==> flow/design.v <==
`timescale 1ns / 1ps
module abs_diff_7(
    input [7:0] x,
    input [7:0] y,
    output [7:0] absdiff
    );
	 assign absdiff = (x>y) ? x-y : y-x;
endmodule
`timescale 1ns / 1ps
module abs_diff_9(
    input [9:0] x,
    input [9:0] y,
    output [9:0] absdiff
    );
	 assign absdiff = (x>y) ? x-y : y-x;
endmodule
`timescale 1ns / 1ps
module abs_val_8
    (input signed [8:0] v,
     output wire [7:0] absv);
     assign absv = (v[8] == 1) ? ((~v)+1) : v;
endmodule
`timescale 1ns / 1ps
module quadrant(
    input signed [8:0] x,
    input signed [8:0] y,
    output [1:0] q
    );
	 wire [1:0] x_p;
	 wire [1:0] x_n;
	 assign x_p = (y >= 0) ? 0 : 3;
	 assign x_n = (y >= 0) ? 1 : 2;
	 assign q = (x >= 0) ? x_p : x_n;
endmodule
`timescale 1ns / 1ps
module polar_to_cartesian
    (input [11:0] r_theta,  
     output reg signed [8:0] x_value,  
     output reg signed [8:0] y_value);
	parameter POS = 9'sb0_0000_0001;
	parameter NEG = 9'sb1_1111_1111;
   parameter ZERO = 9'sb0_0000_0000;
   wire [31:0] rsin_15deg;  
   wire [31:0] rsin_30deg;  
   wire [31:0] rsin_45deg;  
   wire [31:0] rsin_60deg;  
   wire [31:0] rsin_75deg;  
   assign rsin_15deg = (r_theta[7:0]*66) >> 8;  
   assign rsin_30deg = r_theta[7:0] >> 2;  
   assign rsin_45deg = (r_theta[7:0]*181) >> 8;             
   assign rsin_60deg = (r_theta[7:0]*222) >> 8;  
   assign rsin_75deg = (r_theta[7:0]*247) >> 8;
   always @(*) begin
      case (r_theta[11:8])
         4'h1: begin  
            x_value = POS*rsin_75deg[7:0]; 
            y_value = POS*rsin_15deg[7:0];
         end
         4'h2: begin  
            x_value = POS*rsin_60deg[7:0]; 
            y_value = POS*rsin_30deg[7:0];
         end
         4'h3: begin  
            x_value = POS*rsin_45deg[7:0]; 
            y_value = POS*rsin_45deg[7:0];
         end
         4'h4: begin  
            x_value = POS*rsin_30deg[7:0]; 
            y_value = POS*rsin_60deg[7:0];
         end
         4'h5: begin  
            x_value = POS*rsin_15deg[7:0]; 
            y_value = POS*rsin_75deg[7:0];
         end
         4'h6: begin  
            x_value = POS*ZERO; 
            y_value = POS*r_theta[7:0];
         end
         4'h7: begin  
            x_value = NEG*rsin_15deg[7:0]; 
            y_value = POS*rsin_75deg[7:0];
         end
         4'h8: begin  
            x_value = NEG*rsin_30deg[7:0]; 
            y_value = POS*rsin_60deg[7:0];
         end
         4'h9: begin  
            x_value = NEG*rsin_45deg[7:0]; 
            y_value = POS*rsin_45deg[7:0];
         end
         4'hA: begin  
            x_value = NEG*rsin_60deg[7:0]; 
            y_value = POS*rsin_30deg[7:0];
         end
         4'hB: begin  
            x_value = NEG*rsin_75deg[7:0]; 
            y_value = POS*rsin_15deg[7:0];
         end
         4'hC: begin  
            x_value = NEG*r_theta[7:0]; 
            y_value = ZERO;
         end
         default: begin  
            x_value = POS*r_theta[7:0]; 
            y_value = ZERO;
         end
      endcase
   end
endmodule
`timescale 1ns / 1ps
module calc_abs7rtan_00_75_15
    (input [7:0] r,
     output wire [7:0] abs7rtan_15,
     output wire [7:0] abs7rtan_30,
     output wire [7:0] abs7rtan_45,
     output wire [9:0] abs7rtan_60,
     output wire [9:0] abs7rtan_75);
		wire signed [31:0] rtan_15deg;  
		wire signed [31:0] rtan_30deg;  
		wire signed [31:0] rtan_60deg;  
		wire signed [31:0] rtan_75deg;  
		assign rtan_15deg = (r*16'sh0225) >>> 11;
		assign rtan_30deg = (r*16'sh024f) >>> 10;
		assign rtan_60deg = (r*16'sh0DDB) >>> 11;
		assign rtan_75deg = (r*16'sh1DDB) >>> 11;
		assign abs7rtan_15 = rtan_15deg[7:0];
		assign abs7rtan_30 = rtan_30deg[7:0];
		assign abs7rtan_45 = r;
		assign abs7rtan_60 = rtan_60deg[9:0];
		assign abs7rtan_75 = rtan_75deg[9:0];
endmodule
`timescale 1ns / 1ps
module find_min_5_vals_cascading(
    input [7:0] input1,
    input [7:0] input2,
    input [7:0] input3,
    input [7:0] input4,
    input [7:0] input5,
    output [2:0] output_index
    );
	wire comp1_2;
	wire comp2_3;
	wire comp3_4;
	wire comp4_5;
	assign comp1_2 = input1 >= input2;
	assign comp2_3 = input2 >= input3;
	assign comp3_4 = input3 >= input4;
	assign comp4_5 = input4 >= input5;
	wire is1;
	wire is5;
	wire is2;
	wire is4;
	assign is1 = ((!comp1_2) & (!comp2_3) & (!comp3_4) & (!comp4_5));
	assign is5 = (comp1_2 & comp2_3 & comp3_4 & comp4_5);
	assign is2 = ((!is1) & (!is5) & (!comp2_3) & (!comp3_4));
	assign is4 = ((!is1) & (!is5) & (comp2_3) & (comp3_4));
	assign output_index = is1 ? 3'h1 : (is5 ? 3'h5 : (is2 ? 3'h2 : (is4 ? 3'h4 : 3'h3)));
endmodule
`timescale 1ns / 1ps
module calc_r_y_theta(
   input [7:0] y,
   input [7:0] x,  
   input [3:0] theta,
   output reg [7:0] r);
   wire [31:0] r_15deg;  
   wire [31:0] r_30deg;  
   wire [31:0] r_45deg;  
   wire [31:0] r_60deg;  
   wire [31:0] r_75deg;  
   assign r_15deg = (y*989) >> 10;
   assign r_30deg = y >> 9;
   assign r_45deg = (y*362) >> 10;
   assign r_60deg = (y*296) >> 10;
   assign r_75deg = (y*265) >> 10;
   always @(*) begin
      case(theta)
         1: r = r_15deg[7:0];
         2: r = r_30deg[7:0];
         3: r = r_45deg[7:0];
         4: r = r_60deg[7:0];
         5: r = r_75deg[7:0];
         6: r = y;  
         default: r = x;  
      endcase
   end
endmodule
`timescale 1ns / 1ps
module orientation_math
    (input [11:0] r_theta_original,  
     input [11:0] r_theta_final,  
     input clock,
     input enable,
     input reset,
     output reg done,
     output reg [4:0] orientation);
	parameter DEG360 = 5'h18;
	parameter DEG180 = 5'h0C;
	parameter ERROR_FACTOR = 4;
	reg [3:0] state;
	parameter IDLE 			 	= 4'h0;
	parameter SHORTCUT_TEST		= 4'h1;
	parameter SHORTCUT_TEST_2	= 4'h2;
	parameter PTC					= 4'h3;
	parameter DELTAS				= 4'h4;
	parameter ABS_DELTA_QUAD 	= 4'h5;
	parameter DX_TAN				= 4'h6;
	parameter ABS_DIFF			= 4'h7;
	parameter BASE_ANGLE_CALC	= 4'h8;
	parameter CALC_ORIENTATION	= 4'h9;
	parameter REPORT			 	= 4'hF;
	reg [4:0] original_base_angle;
	reg [4:0] shortcut_quadrant_adjust;
	reg signed [8:0] x_original;
	reg signed [8:0] y_original;
	reg signed [8:0] x_final;
	reg signed [8:0] y_final;
	wire signed [8:0] x_original_t;
	wire signed [8:0] y_original_t;
	wire signed [8:0] x_final_t;
	wire signed [8:0] y_final_t;
	polar_to_cartesian ptc_original (.r_theta(r_theta_original),.x_value(x_original_t),.y_value(y_original_t));
	polar_to_cartesian ptc_final (.r_theta(r_theta_final),.x_value(x_final_t),.y_value(y_final_t));
	reg signed [8:0] delta_y;
	reg signed [8:0] delta_x;
	wire [7:0] abs_delta_x_t;
	wire [7:0] abs_delta_y_t;
	reg [7:0] abs_delta_x;
	reg [7:0] abs_delta_y;
	reg [1:0] quadrant;
	wire [1:0] quadrant_t;
	abs_val_8 absx (.v(delta_x),.absv(abs_delta_x_t));
	abs_val_8 absy (.v(delta_y),.absv(abs_delta_y_t));
	quadrant q1 (.x(delta_x),.y(delta_y),.q(quadrant_t));
	reg [7:0] abs_dx_tan15;
	reg [7:0] abs_dx_tan30;
	reg [7:0] abs_dx_tan45;
	reg [9:0] abs_dx_tan60;
	reg [9:0] abs_dx_tan75;
	wire [7:0] abs_dx_tan15_t;
	wire [7:0] abs_dx_tan30_t;
	wire [7:0] abs_dx_tan45_t;
	wire [9:0] abs_dx_tan60_t;
	wire [9:0] abs_dx_tan75_t;
	calc_abs7rtan_00_75_15 abstan(.r(abs_delta_x),.abs7rtan_15(abs_dx_tan15_t),
											 .abs7rtan_30(abs_dx_tan30_t),.abs7rtan_45(abs_dx_tan45_t),
											 .abs7rtan_60(abs_dx_tan60_t),.abs7rtan_75(abs_dx_tan75_t));
	reg [7:0] diff_15;
	reg [7:0] diff_30;
	reg [7:0] diff_45;
	reg [7:0] diff_60;
	reg [7:0] diff_75;
	wire [7:0] diff_15_t;
	wire [7:0] diff_30_t;
	wire [7:0] diff_45_t;
	wire [9:0] diff_60_t;
	wire [9:0] diff_75_t;
	abs_diff_7 abdiff15 (.y(abs_delta_y),.x(abs_dx_tan15),.absdiff(diff_15_t));
	abs_diff_7 abdiff30 (.y(abs_delta_y),.x(abs_dx_tan30),.absdiff(diff_30_t));
	abs_diff_7 abdiff45 (.y(abs_delta_y),.x(abs_dx_tan45),.absdiff(diff_45_t));
	abs_diff_9 abdiff60 (.y({2'b00,abs_delta_y}),.x(abs_dx_tan60),.absdiff(diff_60_t));
	abs_diff_9 abdiff75 (.y({2'b00,abs_delta_y}),.x(abs_dx_tan75),.absdiff(diff_75_t));
	reg [2:0] base_angle;
	wire [2:0] base_angle_t;
	find_min_5_vals_cascading min5( 	.input1(diff_15),.input2(diff_30),
												.input3(diff_45),.input4(diff_60),
												.input5(diff_75),.output_index(base_angle_t));
   always @(posedge clock) begin
      if (reset) begin
         state <= IDLE;
         done <= 0;
			orientation <= 5'h00;
      end
      else begin
         case(state)
				SHORTCUT_TEST: begin
					if (r_theta_original[11:8] == r_theta_final[11:8]) begin
						original_base_angle <= {1'b0,r_theta_original[11:8]};
						shortcut_quadrant_adjust <= (r_theta_final[7:0] >= r_theta_original[7:0]) ? 0 : 12;
						state <= SHORTCUT_TEST_2;
					end
					else begin
						state <= PTC;
					end
				end
				SHORTCUT_TEST_2: begin
					orientation <= original_base_angle + shortcut_quadrant_adjust;
					state <= REPORT;
				end
				PTC: begin
					x_original <= x_original_t;
					y_original <= y_original_t;
					x_final <= x_final_t;
					y_final <= y_final_t;
					state <= DELTAS;
				end
				DELTAS: begin
					delta_x <= x_final - x_original;
					delta_y <= y_final - y_original;
					state <= ABS_DELTA_QUAD;
				end
				ABS_DELTA_QUAD: begin
					abs_delta_x <= abs_delta_x_t;
					abs_delta_y <= abs_delta_y_t;
					quadrant <= quadrant_t;
					state <= DX_TAN;
				end
				DX_TAN: begin
					if (abs_delta_y <= ERROR_FACTOR) begin
						orientation <= 0 + (delta_x < 0 ? 12 : 0);
						state <= REPORT;
					end
					else if (abs_delta_x <= ERROR_FACTOR) begin
						orientation <= 6 + (delta_y < 0 ? 12 : 0);
						state <= REPORT;
					end
					else begin
						abs_dx_tan15 <= abs_dx_tan15_t;
						abs_dx_tan30 <= abs_dx_tan30_t;
						abs_dx_tan45 <= abs_dx_tan45_t;
						abs_dx_tan60 <= abs_dx_tan60_t;
						abs_dx_tan75 <= abs_dx_tan75_t;
						state <= ABS_DIFF;
					end
				end
				ABS_DIFF: begin
					diff_15 <= diff_15_t;
					diff_30 <= diff_30_t;
					diff_45 <= diff_45_t;
					diff_60 <= diff_60_t > 8'hFF ? 8'hFE : diff_60_t[7:0];  
					diff_75 <= diff_75_t > 8'hFF ? 8'hFF : diff_75_t[7:0];
					state <= BASE_ANGLE_CALC;
   			end
				BASE_ANGLE_CALC: begin
					base_angle <= base_angle_t;
					state <= CALC_ORIENTATION;
				end
				CALC_ORIENTATION: begin
					case(quadrant)
						1: orientation <= (DEG180 - base_angle);  
						2: orientation <= (DEG180 + base_angle);  
						3: orientation <= (DEG360 - base_angle);  
						default: orientation <= base_angle;  
					endcase
					state <= REPORT;
				end
				REPORT: begin
					done <= 1;
					state <= IDLE;
					if (orientation >= DEG360) begin
						orientation <= orientation - DEG360;
					end
				end
				default: begin
					if (enable) begin
						state <= SHORTCUT_TEST;
						done <= 0;
					end
				end
			endcase
		end
	end
endmodule
`timescale 1ns / 1ps
module path_math
    (input [11:0] location,  
     input [11:0] target,  
     input [4:0] current_orientation,  
     input clock,
     input enable,
     input reset,
     output reg done,
	  output reg [4:0] needed_orientation,  
     output reg [11:0] move_command);  
	parameter DEG360 = 5'h18;
	parameter DEG180 = 5'h0C;
	reg [3:0] state;
	parameter IDLE 			 			= 4'h0;
	parameter NEEDED_ORIENTATION_1	= 4'h1;
	parameter ONE_CYCLE_DELAY_1		= 4'h2;
	parameter NEEDED_ORIENTATION_2	= 4'h3;
	parameter ONE_CYCLE_DELAY_2		= 4'h4;
	parameter PTC_AND_ANGLE 			= 4'h5;
	parameter DELTAS						= 4'h6;
	parameter ABS_DELTA_QUAD 			= 4'h7;
   parameter ORIENT_BASE_ANGLE		= 4'h8;
	parameter ABS_DY_DIV_SIN			= 4'h9;
	parameter REPORT			 			= 4'hF;
	reg orientation_helper_enable;
   wire [4:0] orientation_t;
	wire orientation_done;
   orientation_math om (.r_theta_original(location),.r_theta_final(target),.orientation(orientation_t),
                        .enable(orientation_helper_enable),.done(orientation_done),.reset(reset),.clock(clock));
   reg [4:0] angle;
	reg signed [8:0] x_location;
	reg signed [8:0] y_location;
	reg signed [8:0] x_target;
	reg signed [8:0] y_target;
	wire signed [8:0] x_location_t;
	wire signed [8:0] y_location_t;
	wire signed [8:0] x_target_t;
	wire signed [8:0] y_target_t;
	polar_to_cartesian ptc_original (.r_theta(location),.x_value(x_location_t),.y_value(y_location_t));
	polar_to_cartesian ptc_final (.r_theta(target),.x_value(x_target_t),.y_value(y_target_t));
	reg signed [8:0] delta_y;
	reg signed [8:0] delta_x;
	wire [7:0] abs_delta_x_t;
	wire [7:0] abs_delta_y_t;
	reg [7:0] abs_delta_x;
	reg [7:0] abs_delta_y;
	reg [1:0] quadrant;
	wire [1:0] quadrant_t;
	abs_val_8 absx (.v(delta_x),.absv(abs_delta_x_t));
	abs_val_8 absy (.v(delta_y),.absv(abs_delta_y_t));
	quadrant q1 (.x(delta_x),.y(delta_y),.q(quadrant_t));
	reg [2:0] base_angle;
	reg [6:0] distance;
   wire [7:0] distance_t;
	calc_r_y_theta calcr (.y(abs_delta_y),.x(abs_delta_x),.theta(base_angle),.r(distance_t));
	always @(posedge clock) begin
      if (reset) begin
         state <= IDLE;
         done <= 0;
			angle <= 0;
         x_location <= 0;
         y_location <= 0;
         x_target <= 0;
         y_target <= 0;
         delta_x <= 0;
         delta_y <= 0;
         abs_delta_x <= 0;
         abs_delta_y <= 0;
         quadrant <= 0;
         base_angle <= 0;
         distance <= 0;
         move_command <= 0;
			orientation_helper_enable <= 0;
			needed_orientation <= 0;
      end
      else begin
         case(state)
				NEEDED_ORIENTATION_1: begin
					orientation_helper_enable <= 1;
					state <= ONE_CYCLE_DELAY_1;
				end
				ONE_CYCLE_DELAY_1: state <= NEEDED_ORIENTATION_2;
				NEEDED_ORIENTATION_2: begin
					orientation_helper_enable <= 0;
					if (orientation_done) begin
						needed_orientation <= orientation_t;
						state <= ONE_CYCLE_DELAY_2;
					end
				end
				ONE_CYCLE_DELAY_2: state <= PTC_AND_ANGLE;
				PTC_AND_ANGLE: begin
               angle <= needed_orientation - current_orientation + ((current_orientation > needed_orientation) ? DEG360 : 0);
					x_location <= x_location_t;
					y_location <= y_location_t;
					x_target <= x_target_t;
					y_target <= y_target_t;
					state <= DELTAS;
				end
				DELTAS: begin
					delta_x <= x_target - x_location;
					delta_y <= y_target - y_location;
					state <= ABS_DELTA_QUAD;
				end
				ABS_DELTA_QUAD: begin
					abs_delta_x <= abs_delta_x_t;
					abs_delta_y <= abs_delta_y_t;
					quadrant <= quadrant_t;
					state <= ORIENT_BASE_ANGLE;
				end
				ORIENT_BASE_ANGLE: begin
               case (quadrant)
                  1: base_angle <= (DEG180 - needed_orientation);
                  2: base_angle <= (needed_orientation - DEG180);
                  3: base_angle <= (DEG360 - needed_orientation);
                  default: base_angle <= needed_orientation[3:0];
               endcase
               state <= ABS_DY_DIV_SIN;
				end
				ABS_DY_DIV_SIN: begin
					distance <= distance_t[6:0];
					state <= REPORT;
				end
				REPORT: begin
					done <= 1;
					state <= IDLE;
					move_command <= {angle,distance};
				end
				default: begin
					if (enable) begin
						state <= NEEDED_ORIENTATION_1;
						done <= 0;
						orientation_helper_enable <= 0;
						needed_orientation <= 0;
					end
				end
			endcase
		end
	end
endmodule
* Reports on path_math
Tool output for the design above, in the order of the flow.
Line numbers count from 1 in the design file above.
Cell names lack the library's common part.
Not given: -
- Top module :: path_math
- Clock :: clock
- Library :: sky130hd
- Corner :: tt_025C_1v80

* Word-level counts
Source: Yosys, flattened and elaborated, memories not mapped. Widths are those after wreduce. Registers that Yosys merges into a memory's read port (data or address) are not register bits. Print and check cells do not count. Equal cells are merged and count once.
- Flip-flop bits (word level) :: 287
- Output and inout port bits :: 18
- $add $sub $neg :: 29
- $mul :: 28
- Magnitude comparators :: 22
- Equality and inequality tests :: 60
- Multiplexer cells :: 49
- Bitwise gates (word level) :: 22
- Reduce/logical cells :: 42
** Operator list (number)
- multiplier 9 x 8 -> 9 bit (first input constant) :: 10
- multiplier 8 x 8 -> 16 bit (second input constant) :: 5
- multiplier 8 x 10 -> 18 bit (second input constant) :: 2
- multiplier 8 x 6 -> 14 bit (second input constant) :: 3
- case mux 9 bit (select 12 bit) :: 2
- multiplier 8 x 7 -> 15 bit (second input constant) :: 2
- multiplier 8 x 13 -> 21 bit (second input constant) :: 1
- multiplier 8 x 12 -> 20 bit (second input constant) :: 1
- multiplier 8 x 10 -> 17 bit (second input constant) :: 1
- multiplier 8 x 9 -> 17 bit (second input constant) :: 1
- multiplier 9 x 6 -> 9 bit (first input constant) :: 2
- case mux 8 bit (select 6 bit) :: 2
- == test 4 x 3 -> 1 bit (second input constant) :: 16
- == test 4 bit (second input constant) :: 16
- subtractor 8 bit :: 6
- two-way mux 8 bit :: 6
- case mux 7 bit (select 6 bit) :: 1
- greater-or-equal comparator 8 bit :: 5
- case mux 4 bit (select 10 bit) :: 1
- greater-or-equal comparator 9 x 1 -> 1 bit (second input constant) :: 4
- subtractor 9 bit :: 4
- case mux 4 bit (select 9 bit) :: 1
- == test 4 x 2 -> 1 bit (second input constant) :: 8
- two-way mux 4 bit :: 8
- two-way mux 5 bit :: 6
- OR reduction 9 bit :: 3
- OR reduction 2 bit :: 12
- adder 8 x 2 -> 8 bit (second input constant) :: 3
Other operator kinds: 55; their cells: 120.

* Longest topological paths
Yosys ltp: most cells in a row. Word level: on the elaborated netlist, between registers, memories and ports. Mapped: between sequential cells and ports; inverters and the memories' decode and read muxes count.
- Depth after elaboration :: 12
- ABC_AREA :: 1
- Mapped depth :: 41

* Synthesis result
The flow's flattened synthesis, as Yosys stat reports it; memories are mapped. The netlist is that of the ABC_AREA named above (0 if unset); the other value can give another one.
** Cell types
- ha_1 :: number 783, area in all 9.8E+03 um2
- fa_1 :: number 363, area in all 7266.97 um2
- inv_1 :: number 1323, area in all 4.97E+03 um2
- edfxtp_1 :: number 157, area in all 4.71E+03 um2
- nand2_1 :: number 955, area in all 3.58E+03 um2
- dfxtp_1 :: number 134, area in all 2.68E+03 um2
- a21oi_1 :: number 345, area in all 1.73E+03 um2
- nand3_1 :: number 297, area in all 1.49E+03 um2
- o21ai_0 :: number 247, area in all 1.24E+03 um2
- xor2_1 :: number 139, area in all 1.22E+03 um2
- nor2_1 :: number 325, area in all 1219.92 um2
- nand4_1 :: number 76, area in all 475.456 um2
- xnor2_1 :: number 47, area in all 411.645 um2
- nor3_1 :: number 56, area in all 280.269 um2
- nand3b_1 :: number 27, area in all 202.694 um2
- clkbuf_1 :: number 41, area in all 153.898 um2
- o22ai_1 :: number 24, area in all 150.144 um2
- o21bai_1 :: number 19, area in all 142.637 um2
Other cell types: 52; their cells: 258.
- Standard cells after synthesis :: 5616
- Cell area after synthesis :: 0.0436106 mm2
- Area of sequential cells :: 0.0073971 mm2
- Mapped flip-flops :: 291

* Worst setup path after synthesis
OpenSTA on the mapped netlist: ideal clock, no wires. The path of least setup slack (recovery checks aside). Input and output delay are each 20% of the period. Register names are those of the netlist, which keeps one name where synthesis merged equal registers.
- Path type :: input -> register
- Start :: input (name not given)
- End :: register om.x_final[8]
- Period :: 12.0 ns
- External input delay :: 2.400 ns
- Library setup time :: 0.255 ns
- Arrival time :: 9.178 ns
- Required time :: 11.745 ns
- Setup slack :: 2.567 ns
- Delay of the path :: 7.033 ns
- Stages :: 37
- Path buffers :: 0
- Period reached after synthesis :: 9.433 ns
"delay of the path" is the arrival time less input delay plus setup time.
"stages": output pins that drive a net of the path, with the launching flip-flop's if there is one; two outputs of one cell count as two.
"period reached after synthesis" = period - worst setup slack (recovery checks aside). The figure is calculated, with input and output delays left at 20% of the set period.
Between the ends stands the longest chain of elaborated cells between them, by number of cells; it is not shown to be the way that was timed. Of several equally long chains one is given.
Each line given opens the expression or statement behind the cell; cells for indexed reads and writes are added by Yosys, which also makes memories of some case tables.
- Cell sequence :: fa_1 inv_1 fa_1 inv_1 fa_1 inv_1 fa_1 inv_1 ha_1 nand2_1 inv_1 nand2_1 inv_1 nand2_1 nand3_1 nand2_2 nand3_1 and2_1 ha_1 inv_1 nand2_1 nand2_1 fa_1 inv_1 fa_1 fa_1 ha_1 a21oi_1 o21ai_0 a21oi_1 inv_1 nand2_1 nand2_1 inv_1 nand3_1 nand3_1 nand2_1
- Length of the longest elaborated chain :: 3
- Elaborated cells between the ends (all ways) :: 11
- Source lines of those cells :: 11
- Classes of those cells :: mul (10); mux (1)
** Ends and longest elaborated chain, after synthesis
- start, declared :: RTL line 366
- multiplier 8 x 8 -> 16 bit :: RTL line 52 : assign rsin_75deg = (r_theta[7:0]*247) >> 8;
- multiplier 9 x 8 -> 9 bit :: RTL line 96 : x_value = NEG*rsin_75deg[7:0];
- case mux 9 bit (select 12 bit) :: RTL line 54 : case (r_theta[11:8])
- end, assigned :: RTL line 292 : x_final <= x_final_t;
- end, declared :: RTL line 215 : reg signed [8:0] x_final;

* Path in the finished layout
Path of least setup slack in the final report of job 1 (OpenROAD, finished layout, wires in). Where an end is a register, its clock arrival counts in the times.
- Path type :: input -> register
- Start :: input (name not given)
- End :: register (name not given)
- Period :: 10.1 ns
- External input delay :: 2.02 ns
- Library setup time :: 0.05 ns
- Arrival time :: 10.14 ns
- Required time :: 10.59 ns
- Setup slack :: 0.46 ns
- Stages :: 34
- Path buffers :: 1
Between the ends stands the longest chain of elaborated cells between them, by number of cells; it is not shown to be the way that was timed. Of several equally long chains one is given.
- Cell sequence :: clkdlybuf4s50_1 fa_1 inv_1 fa_1 inv_1 fa_1 inv_1 fa_1 inv_1 ha_1 a21oi_1 nand2_1 inv_1 nand2_2 a21oi_1 xor2_1 inv_1 fa_1 inv_1 ha_1 inv_1 fa_1 fa_1 inv_1 ha_1 a21oi_1 nor2_1 nor3_1 nor2_1 nand3b_1 nor2_1 nand3_1 nand2_1 inv_1
- Length of the longest elaborated chain :: 3
- Elaborated cells between the ends (all ways) :: 10
- Source lines of those cells :: 10
- Classes of those cells :: mul (9); mux (1)
** Ends and longest elaborated chain, after layout
- start, declared :: RTL line 366
- multiplier 8 x 8 -> 16 bit :: RTL line 52 : assign rsin_75deg = (r_theta[7:0]*247) >> 8;
- multiplier 9 x 8 -> 9 bit :: RTL line 96 : x_value = NEG*rsin_75deg[7:0];
- case mux 9 bit (select 12 bit) :: RTL line 54 : case (r_theta[11:8])
- end, assigned :: RTL line 426
- end, assigned :: RTL line 458
- end, declared :: RTL line 396

Hand-over note for path_math

Settings and measured results of 2 stored flow runs for module path_math (sky130hd), not sorted in any way. The constraints put input and output delay at 20% of the set period each and load the outputs with 0.01 pF.
"critical path time" is the time allowed to the run's worst setup path (the clock period less input and output delay, where it has them) less its slack. Clock arrival times count: a late capture clock shortens it, a late launch clock lengthens it.

** Job 1
- Settings :: ABC_AREA=1; CELL_PAD_IN_SITES_DETAIL_PLACEMENT=1; CORE_ASPECT_RATIO=1.07; CORE_UTILIZATION=30; CTS_CLUSTER_DIAMETER=328; GPL_ROUTABILITY_DRIVEN=0; GPL_TIMING_DRIVEN=1; MAX_ROUTING_LAYER=met4; PLACE_DENSITY_LB_ADDON=0.09; SETUP_SLACK_MARGIN=-0.43; SLEW_MARGIN=35; TNS_END_PERCENT=15; period_ns=10.1; CAP_MARGIN=20; CORE_MARGIN=2
- Worst hold slack after layout :: 0.423 ns
- Utilization in the final report :: 33.4 %
- Critical path time :: 7.62 ns
- Kind of the worst setup path :: input -> register
- Setup slack of the worst path :: 0.458 ns
- Mapped cell area after synthesis :: 0.0436106 mm2
- Die size :: 0.148436 mm2

** Job 2
- Settings :: CELL_PAD_IN_SITES_DETAIL_PLACEMENT=1; CELL_PAD_IN_SITES_GLOBAL_PLACEMENT=3; CORE_MARGIN=3; CORE_UTILIZATION=44; CTS_CLUSTER_DIAMETER=201; CTS_CLUSTER_SIZE=46; GPL_TIMING_DRIVEN=1; HOLD_SLACK_MARGIN=0.09; MAX_ROUTING_LAYER=met4; MIN_ROUTING_LAYER=met2; period_ns=16.6; CAP_MARGIN=20; SLEW_MARGIN=20
- Worst hold slack after layout :: 0.468 ns
- Utilization in the final report :: 47.1 %
- Critical path time :: 9.19 ns
- Kind of the worst setup path :: input -> register
- Setup slack of the worst path :: 4.087 ns
- Mapped cell area after synthesis :: 0.0408091 mm2
- Die size :: 0.0964382 mm2

End of note.
